==> flow/design.v <==
`timescale 1ns / 1ps
`default_nettype none
module counterModN #(
    parameter X = 5,   
    parameter N = 20   
) (
    input wire clk,       
    input wire ce,        
    input wire en,        
    input wire reset,     
    output reg [X-1:0] count  
);
    always @(posedge clk) begin
        if (reset) begin
            count <= 0;
        end else if (ce && en) begin
            if (count == N - 1) begin
                count <= 0;
            end else begin
                count <= count + 1;
            end
        end
    end
endmodule
`timescale 1ns / 1ps
`default_nettype none
module clockDivider #(
    parameter N = 500_000   
)(
    input wire clk,        
    input wire en,         
    input wire rst,        
    output reg clk_out,    
    output wire tick       
);
    wire [31:0] count;     
    counterModN #(.X(32), .N(N)) counterMod (
        .clk(clk),
        .ce(1'b1),
        .reset(rst),
        .en(en),
        .count(count)
    );
    assign tick = (count == N - 1) && !clk_out;
    always @(posedge clk) begin
        if (rst) begin
            clk_out <= 1'b0;
        end else if (count == N - 1) begin
            clk_out <= ~clk_out;
        end
    end
endmodule
`timescale 1ns / 1ps
`default_nettype none
module debouncer(
    input wire clk,        
    input wire ce,         
    input wire rst,        
    input wire in,         
    output wire out         
);
    reg q1, q2, q3;
    always @(posedge clk) begin
        if (rst) begin
            q1 <= 1'b0;
            q2 <= 1'b0;
            q3 <= 1'b0;
        end else if (ce) begin
            q1 <= in;
            q2 <= q1;
            q3 <= q2;
        end 
    end
    assign out = (rst == 1'b1) ? 1'b0 : (q1 & q2 & q3);
endmodule
`timescale 1ns / 1ps
`default_nettype none
module synchronizer(
    input wire clk,       
    input wire ce,        
    input wire rst,       
    input wire in,        
    output wire out       
);
    reg q1, q2;
    always @(posedge clk) begin
        if (rst) begin
            q1 <= 1'b0;
            q2 <= 1'b0;
        end else if (ce) begin
            q1 <= in;
            q2 <= q1;
        end
    end
    assign out = (rst) ? 1'b0 : q2;
endmodule
`timescale 1ns / 1ps
`default_nettype none
module shift_left_register(
    input wire        clk,     
    input wire        ce,      
    input wire        rst,     
    input wire        load,    
    input wire        en,      
    input wire [7:0]  Num,     
    output reg [15:0] Out      
);
    integer i;
    always @(posedge clk) begin
        if (rst) begin
            Out <= 16'b0;
        end else if (ce) begin
            if (load) begin
                Out <= {8'b0, Num};
            end else if (en) begin
                for (i = 15; i > 0; i = i - 1) begin
                    Out[i] <= Out[i - 1];
                end
                Out[0] <= 1'b0;
            end
        end
    end
endmodule
`timescale 1ns / 1ps
`default_nettype none
module shift_right_register(
    input wire clk,          
    input wire ce,           
    input wire rst,          
    input wire load,         
    input wire en,           
    input wire [7:0] Num,    
    output reg [7:0] Out     
);
    integer i;
    always @(posedge clk) begin
        if (rst) begin
            Out <= 8'b0;
        end else if (ce) begin
            if (load) begin
                Out <= Num;   
            end else if (en) begin
                for (i = 7; i > 0; i = i - 1) begin
                    Out[i - 1] <= Out[i];
                end
                Out[7] <= 1'b0;   
            end
        end
    end
endmodule
`timescale 1ns / 1ps
`default_nettype none
module CU(
    input wire b0,        
    input wire z,         
    input wire load,      
    output wire Psel,     
    output wire EP,       
    output wire EA,       
    output wire EB,       
    output wire LA,       
    output wire LB,       
    output wire RstP      
);
    assign Psel = b0;
    assign EP = (b0 & ~load);
    assign EA = (~z | load);
    assign EB = (~z | load);
    assign LA = load;
    assign LB = load;
    assign RstP = load;
endmodule
`timescale 1ns / 1ps
`default_nettype none
module BCD #(
    parameter W = 18   
)(
    input wire [W-1:0] bin,            
    output reg [W+(W-4)/3:0] bcd       
);
    integer i, j;
    always @(bin) begin
        for (i = 0; i <= W + (W-4)/3; i = i + 1) begin
            bcd[i] = 1'b0;
        end
        bcd[W-1:0] = bin;
        for (i = 0; i <= W - 4; i = i + 1) begin
            for (j = 0; j <= i / 3; j = j + 1) begin
                if (bcd[W - i + 4*j -: 4] > 4) begin                   
                    bcd[W - i + 4*j -: 4] = bcd[W - i + 4*j -: 4] + 4'd3;
                end
            end
        end
    end
endmodule
`timescale 1ns / 1ps
`default_nettype none
module seven_seg_decoder(
    input wire en,           
    input wire [3:0] num,    
    output reg [6:0] seg     
);
    always @ (num or en) begin
        if (en) begin
            case(num)
                4'd0: seg = 7'b1000000;   
                4'd1: seg = 7'b1111001;   
                4'd2: seg = 7'b0100100;   
                4'd3: seg = 7'b0110000;   
                4'd4: seg = 7'b0011001;   
                4'd5: seg = 7'b0010010;   
                4'd6: seg = 7'b0000010;   
                4'd7: seg = 7'b1111000;   
                4'd8: seg = 7'b0000000;   
                4'd9: seg = 7'b0010000;   
                default: seg = 7'b1111111;  
            endcase
        end else begin
            seg = 7'b1111111;   
        end
    end
endmodule
`timescale 1ns / 1ps
`default_nettype none
module seven_segment_scroller #(
    parameter DIV = 250000            
)(
    input wire clk,                   
    input wire reset,                 
    input wire button_left,           
    input wire button_right,          
    input wire [19:0] product,        
    input wire sign,                  
    output reg [6:0] seg,             
    output reg [3:0] an               
);
    wire slow_tick;                            
    wire slow_level;
    wire [1:0] switch_position;                
    wire debounced_button_left, debounced_button_right;
    wire final_button_left, final_button_right;
    wire [6:0] segment_internal[4:0];          
    reg [2:0] digit_selection;        
    clockDivider #(DIV) clk_divider (
        .clk(clk),
        .en(1'b1),
        .rst(reset),
        .clk_out(slow_level),
        .tick(slow_tick)
    );
    counterModN #(.X(2), .N(4)) position_counter (
        .clk(clk),
        .ce(slow_tick),
        .reset(reset),
        .en(1'b1),
        .count(switch_position)
    );
    debouncer btn_debouncer_left (
        .clk(clk),
        .ce(slow_tick),
        .rst(reset),
        .in(button_left),
        .out(debounced_button_left)
    );
    synchronizer btn_synchronizer_left (
        .clk(clk),
        .ce(slow_tick),
        .rst(reset),
        .in(debounced_button_left),
        .out(final_button_left)
    );
    debouncer btn_debouncer_right (
        .clk(clk),
        .ce(slow_tick),
        .rst(reset),
        .in(button_right),
        .out(debounced_button_right)
    );
    synchronizer btn_synchronizer_right (
        .clk(clk),
        .ce(slow_tick),
        .rst(reset),
        .in(debounced_button_right),
        .out(final_button_right)
    );
    reg button_right_old, button_left_old;
    reg button_right_raise, button_left_raise;  
    always @(posedge clk) begin
        if (reset) begin
            digit_selection <= 3'b000;
            button_right_old <= 0;
            button_left_old <= 0;
            button_right_raise <= 0;
            button_left_raise <= 0;
        end else if (slow_tick) begin
            button_right_raise <= (button_right_old != final_button_right && final_button_right == 1'b1);
            button_left_raise <= (button_left_old != final_button_left && final_button_left == 1'b1);
            button_right_old <= final_button_right;
            button_left_old <= final_button_left;
            if (button_right_raise) begin
                if (digit_selection > 0) begin
                    digit_selection <= digit_selection - 1;
                end
                button_right_raise <= 0;
            end
            if (button_left_raise) begin
                if (digit_selection < 2) begin
                    digit_selection <= digit_selection + 1;
                end
                button_left_raise <= 0;
            end
        end
    end
    seven_seg_decoder decoder_digit_0 (.en(1'b1), .num(product[3:0]), .seg(segment_internal[0]));
    seven_seg_decoder decoder_digit_1 (.en(1'b1), .num(product[7:4]), .seg(segment_internal[1]));
    seven_seg_decoder decoder_digit_2 (.en(1'b1), .num(product[11:8]), .seg(segment_internal[2]));
    seven_seg_decoder decoder_digit_3 (.en(1'b1), .num(product[15:12]), .seg(segment_internal[3]));
    seven_seg_decoder decoder_digit_4 (.en(1'b1), .num(product[19:16]), .seg(segment_internal[4]));
    always @(*) begin
        case (switch_position)
            2'b00: begin
                an = 4'b1110;
                seg = segment_internal[digit_selection];
            end
            2'b01: begin
                an = 4'b1101;
                seg = segment_internal[digit_selection + 1];
            end
            2'b10: begin
                an = 4'b1011;
                seg = segment_internal[digit_selection + 2];
            end
            2'b11: begin
                an = 4'b0111;
                if (sign == 1)
                    seg = 7'b0111111; 
                else
                    seg = 7'b1111111;
            end
            default: begin
                an = 4'b1111;
                seg = 7'b0000000;
            end
        endcase
    end
endmodule
`timescale 1ns / 1ps
`default_nettype none
module main #(
    parameter MAIN_DIV = 8,      
    parameter SCAN_DIV = 4       
)(
    input wire clk,
    input wire rst,    
    input wire btnC,   
    input wire btnL,   
    input wire btnR,   
    input wire [7:0] num1,   
    input wire [7:0] num2,   
    output wire [6:0] seg,            
    output wire [3:0] an,              
    output wire multiplicationFinished    
);
    wire dividedClock;   
    wire dividedTick;    
    clockDivider #(MAIN_DIV) clockDiv(
        .clk(clk),
        .rst(rst),
        .en(1'b1),
        .clk_out(dividedClock),
        .tick(dividedTick)
    );
    wire [7:0] num1Complement, num2Complement;
    wire [7:0] multiplier, multiplicand;
    wire [7:0] multiplicandShifted;
    wire [15:0] multiplierShifted;
    reg  [15:0] productReg;
    reg signReg;
    wire tempSign;
    wire [19:0] bcdOutput;
    wire [15:0] tempOutput;
    assign num1Complement = ~num1 + 1'b1;
    assign num2Complement = ~num2 + 1'b1;
    assign multiplier = (num1[7] == 1) ? num1Complement : num1;
    assign multiplicand = (num2[7] == 1) ? num2Complement : num2;
    wire enableDebounce, enableSync;
    debouncer debounceInst(
        .clk(clk),
        .ce(dividedTick),
        .rst(rst),
        .in(btnC),
        .out(enableDebounce)
    );
    synchronizer syncInst(
        .clk(clk),
        .ce(dividedTick),
        .rst(rst),
        .in(enableDebounce),
        .out(enableSync)
    );
    wire Psel, EP, EA, EB, LA, LB, RstP;
    shift_right_register shiftRightReg(
        .clk(clk),
        .ce(dividedTick),
        .rst(rst),
        .load(LB),
        .en(EB),
        .Num(multiplicand),
        .Out(multiplicandShifted)
    );
    shift_left_register shiftLeftReg(
        .clk(clk),
        .ce(dividedTick),
        .rst(rst),
        .load(LA),
        .en(EA),
        .Num(multiplier),
        .Out(multiplierShifted)
    );
    CU controlUnit(
        .b0(multiplicandShifted[0]),
        .z(multiplicationFinished),  
        .load(enableSync),
        .Psel(Psel),
        .EP(EP),
        .EA(EA),
        .EB(EB),
        .LA(LA),
        .LB(LB),
        .RstP(RstP)
    );
    assign multiplicationFinished = ~(multiplicandShifted[0] | multiplicandShifted[1] | multiplicandShifted[2] | multiplicandShifted[3] | multiplicandShifted[4] | multiplicandShifted[5] | multiplicandShifted[6] | multiplicandShifted[7]);
    always @(posedge clk) begin
        if (rst) begin
            productReg <= 16'b0;
            signReg <= 1'b0;
        end else if (!dividedTick) begin
            productReg <= productReg;
        end else if (RstP == 1) begin
            productReg <= 16'b0;
            signReg <= (num1[7] ^ num2[7]) && num1 != 0 && num2 != 0;
        end else if (EP == 1) begin
            productReg <= (Psel == 1) ? productReg + multiplierShifted : productReg;
        end else begin
            productReg <= productReg;
        end
    end
    assign tempOutput = productReg;
    assign tempSign = signReg;
    BCD #(16) bcdConverter(
        .bin(tempOutput),
        .bcd(bcdOutput)
    );
    seven_segment_scroller #(SCAN_DIV) sevenSegScroller(
        .clk(clk),
        .reset(rst | RstP),
        .button_left(btnL),
        .button_right(btnR),
        .product(bcdOutput),
        .sign(tempSign),
        .seg(seg),
        .an(an)
    );
endmodule
# == From RTL to reports: main ==
# Tool output for the design above, in the order of the flow.
# Line numbers count from 1 in the design file above.
# Operators carry their Yosys type and port widths (W data, S select, Z words).
# Library cell names are shortened.
# The mark n/a stands for no value.
# design
top_module,main
clock,clk
cell_library,sky130hd
corner,tt_025C_1v80

# == Elaborated design ==
# Source: Yosys, flattened and elaborated, memories not mapped. Widths are those after wreduce. Registers that Yosys merges into a memory's read port (data or address) are not register bits. Print and check cells do not count. Equal cells are merged and count once.
# Memory sizes are those after Yosys's memory passes, which may raise the word count (mostly to a power of two), join words into wider ones and drop unused or constant bits.
# classes
logic,23
n_reduce_logical,22
equal,19
n_mux,103
add_sub_neg,44
compare,37
# op_table
operator,count
$mux W4,34
$add A4 B2 Y4 const B,30
$gt A4 B3 Y1 const B,30
$pmux W7 S5,3
$add A32 B1 Y32 const B,2
$mux W1,52
$mux W16,3
$eq A32 B2 Y1 const B,1
$eq A32 B3 Y1 const B,1
$pmux W7 S4,1
$eq A3 B2 Y1 const B,6
$add A16 B16 Y16,1
$add A3 B2 Y4 const B,4
$add A8 B1 Y8 const B,2
$not A8 Y8,2
$reduce_bool A8 Y1,2
$pmux W4 S4,1
$mux W8,2
$gt A3 B3 Y1 const B,5
$mux W3,5
$or A1 B1 Y1,9
$eq A3 B1 Y1 const B,3
$eq A3 B3 Y1 const B,3
$logic_not A3 Y1,3
$and A1 B1 Y1,7
$mux W7,1
$logic_and A1 B1 Y1,6
$reduce_bool A2 Y1,3
# Other operator kinds: 17; their cells: 26.
# bits
romBits,560
n_memories,5
out_inout_bits,12
reg_bits,131
# mem_list
memory,size,width,rd,wr,line_no,source
(no name shown),16,7,1,0,205,case(num)
(no name shown),16,7,1,0,205,
(no name shown),16,7,1,0,205,
(no name shown),16,7,1,0,205,
(no name shown),16,7,1,0,205,

# == Logic depth ==
# Longest topological path by Yosys (ltp), each cell counted once; first at word level (registers and memories cut), then after technology mapping (sequential cells cut; the memories' decode and read muxes count).
# logic_depth
ltp_word,26
abc_area,1
mapped_depth,84

# == Mapped cells and area ==
# Source: synth_stat.txt of the flow (Yosys; design flattened, memories mapped). It holds for the ABC_AREA given above (unset counts as 0); a run with the other value may have another netlist.
# types
type,count,area_total_um2
dfxtp_1,131,2.62E+03
nand2_1,578,2.17E+03
ha_1,98,1.23E+03
nand3_1,240,1.2E+03
inv_1,306,1.15E+03
nor2_1,179,671.894
nand2_2,70,437.92
o21ai_0,76,380.365
a21oi_1,65,325.312
nand4_1,40,250.24
nand3_2,24,240.23
nor3_1,37,185.178
nor4_1,23,143.888
inv_2,35,131.376
xor2_1,15,131.376
nand3b_1,14,105.101
nand2_4,9,101.347
a211oi_1,12,90.086
# Not listed: further types 36, cells in them 151.
# mapped
area_um2,12663.4
flip_flops,131
buffers,27
seqArea_um2,2622.5
stdcells,2103

# == Path before layout ==
# Source: OpenSTA report_checks on the synthesized netlist (no wires, ideal clock, input and output delay 20% of the period each), path of least setup slack; recovery checks are left aside. Register names are those of the netlist, which keeps one name where synthesis merged equal registers.
# synth_timing
path_kind,reg2out
startpoint,register (name not given)
endpoint,output port seg[0]
delay_ps,7626
path_stages,82
arrival_ps,7626
output_delay_ps,4000
clock_period_ps,20000
launch_ps,0
path_buffers,0
setup_slack_ps,8374
period_less_setup_slack_ps,11626
# "delay_ps" is the arrival time less input delay plus setup time.
# A path that ends at an output port has no setup time.
# "path_stages" counts driving pins, that of a launching flip-flop among them; a cell with two outputs on the path counts twice.
# "period_less_setup_slack_ps" = period - worst setup slack (recovery checks aside). The figure is calculated, with input and output delays left at 20% of the set period.
# Between the ends stands the longest chain of elaborated cells between them, by number of cells; it is not shown to be the way that was timed. Of several equally long chains one is given.
# Each line given opens the expression or statement behind the cell; cells for indexed reads and writes are added by Yosys, which also makes memories of some case tables.
# The chain passes a memory read, where the word-level depth is cut; so it can be longer than that depth.
# synth_via
cell_sequence,dfxtp_1 > clkinv_1 > ha_1 > inv_1 > ha_1 > inv_2 > nand2_1 > nand3_2 > inv_2 > nand2_1 > nand2_1 > nand3_1 > nand3_1 > nand2_2 > nand2_2 > nand2_4 > nand2_4 > nand2_2 > [... 46 more ...] > inv_1 > ha_1 > inv_1 > nand2_1 > nand2_2 > xor2_2 > inv_1 > ha_1 > nand2_1 > nand2_1 > nand2_1 > nand2_1 > o21ai_0 > inv_1 > nand2_1 > nand3_1 > nand2_1 > nand2_1
elab_chain_cells,29
cone_cells,114
cone_lines,7
cone_classes,35 x add/sub; 35 x compare; 39 x mux; 5 x memory
# synth_lines
element,line_no,source
from (decl),377,
from (assign),438,
from (assign),443,
$gt A3 B3 Y1,189,if (bcd[W - i + 4*j -: 4] > 4) begin
$mux W4,189,
$gt A4 B3 Y1,189,
$mux W4,189,
$gt A4 B3 Y1,189,
$mux W4,189,
$gt A4 B3 Y1,189,
[... 15 more ...],n/a,
$add A4 B2 Y4,190,bcd[W - i + 4*j -: 4] = bcd[W - i + 4*j -: 4] + 4'd3;
$mux W4,189,
$add A4 B2 Y4,190,
$mux W4,189,
$mem_v2 Z16 W7,205,case(num)
$pmux W7 S5,331,seg = segment_internal[digit_selection + 2];
$pmux W7 S4,320,case (switch_position)
to (decl),360,"output wire [6:0] seg,"

# == Timing after layout ==
# Path of least setup slack in the final report of entry B (OpenROAD, finished layout, wires in). Where an end is a register, its clock arrival counts in the times.
# The report prints the path's times to 10 ps; the period is as set.
# layout_timing
path_kind,reg2out
startpoint,register (name not given)
endpoint,output port seg[0]
launch_ps,410
arrival_ps,9860
path_stages,73
clock_period_ps,24000
setup_slack_ps,9340
path_buffers,1
output_delay_ps,4800
# Between the ends stands the longest chain of elaborated cells between them, by number of cells; it is not shown to be the way that was timed. Of several equally long chains one is given.
# The chain passes a memory read, where the word-level depth is cut; so it can be longer than that depth.
# layout_via
cell_sequence,dfxtp_1 > clkinv_1 > ha_1 > inv_1 > ha_1 > inv_2 > nand2_1 > nand3_2 > inv_2 > nand2_1 > nand2_1 > nand3_1 > nand3_1 > nand2_2 > nand2_2 > nand2_4 > nand3_1 > nand2_1 > [... 37 more ...] > inv_1 > nand3_2 > nand2_2 > nand3_1 > ha_1 > inv_1 > nand3_4 > o21ai_1 > inv_1 > ha_1 > nand3b_1 > nand3_1 > nand2_1 > nand2_1 > nand4_1 > o21ai_0 > nand2_1 > clkdlybuf4s50_1
elab_chain_cells,29
cone_cells,114
cone_lines,7
cone_classes,35 x add/sub; 35 x compare; 39 x mux; 5 x memory
# layout_lines
element,line_no,source
from (decl),377,
from (assign),438,
from (assign),443,
$gt A3 B3 Y1,189,if (bcd[W - i + 4*j -: 4] > 4) begin
$mux W4,189,
$gt A4 B3 Y1,189,
$mux W4,189,
$gt A4 B3 Y1,189,
$mux W4,189,
$gt A4 B3 Y1,189,
[... 15 more ...],n/a,
$add A4 B2 Y4,190,bcd[W - i + 4*j -: 4] = bcd[W - i + 4*j -: 4] + 4'd3;
$mux W4,189,
$add A4 B2 Y4,190,
$mux W4,189,
$mem_v2 Z16 W7,205,case(num)
$pmux W7 S5,331,seg = segment_internal[digit_selection + 2];
$pmux W7 S4,320,case (switch_position)
to (decl),360,"output wire [6:0] seg,"

# Top module main; platform sky130hd; tools Yosys and OpenROAD; 4 stored runs in no particular order. Input and output delays are each 20% of the period that was set; the output load is 0.01 pF.
# "clock_period_reached_ps" is the run's clock period less its worst setup slack. It is reckoned from that one timing run; input and output delays stay at 20% of the period that was set.
# By "critical_path_time_ps" is meant the share of the clock period that the worst setup path is allowed (20% is reserved at inputs, 20% at outputs), minus its slack. Clock arrival times at its registers enter into it.
# By "power_total_w" is meant OpenSTA's value without simulated activity: inputs other than the clock are taken to toggle once in ten clock periods, and the tool carries that through the logic.
# "critical_path_time_ps" is known to 10 ps.
# Settings: - = not set for that run.
# Results: - = not shown.
stored run,ABC_AREA,CAP_MARGIN,CELL_PAD_IN_SITES_DETAIL_PLACEMENT,CORE_ASPECT_RATIO,CORE_MARGIN,CORE_UTILIZATION,CTS_CLUSTER_DIAMETER,GPL_ROUTABILITY_DRIVEN,GPL_TIMING_DRIVEN,MAX_ROUTING_LAYER,MIN_ROUTING_LAYER,PLACE_DENSITY_LB_ADDON,SLEW_MARGIN,TNS_END_PERCENT,period_ns,CELL_PAD_IN_SITES_GLOBAL_PLACEMENT,PLACE_DENSITY,SETUP_SLACK_MARGIN,timing.hold.ws_ps,dieArea_um2,clock_period_reached_ps,final_stdcell_area_um2,critical_path_time_ps,critical_path_kind,ys_area_um2,final_util_pct,setup_worst_slack_ps,setupTns_ps,power_total_w
entry A,0,0,1,0.84,8,53,41,0,1,met5,met2,0.17,15,30,9.49,-,-,-,-,-,-,-,-,-,-,-,-,-,-
entry B,1,20,1,-,2,43,-,1,-,-,met1,0.1,20,-,24.0,0,-,-,454,30838.9,14658,13999.7,9860,reg2out,12663.4,48.5,9342,0,0.0005268
entry C,1,20,-,-,2,40,-,-,-,-,-,-,20,-,13.9,-,0.6,-0.6,445,33098.5,12408,14029.7,9630,reg2out,12663.4,44.7,1492,0,0.0009115
entry D,-,15,-,-,2,40,-,-,-,-,-,-,15,-,20.0,-,-,-,451,39440.0,18760,16311.9,14760,reg2out,15147.0,43.5,1240,0,0.0006045
# Entry A: unfinished; error DPL-0033 in placement
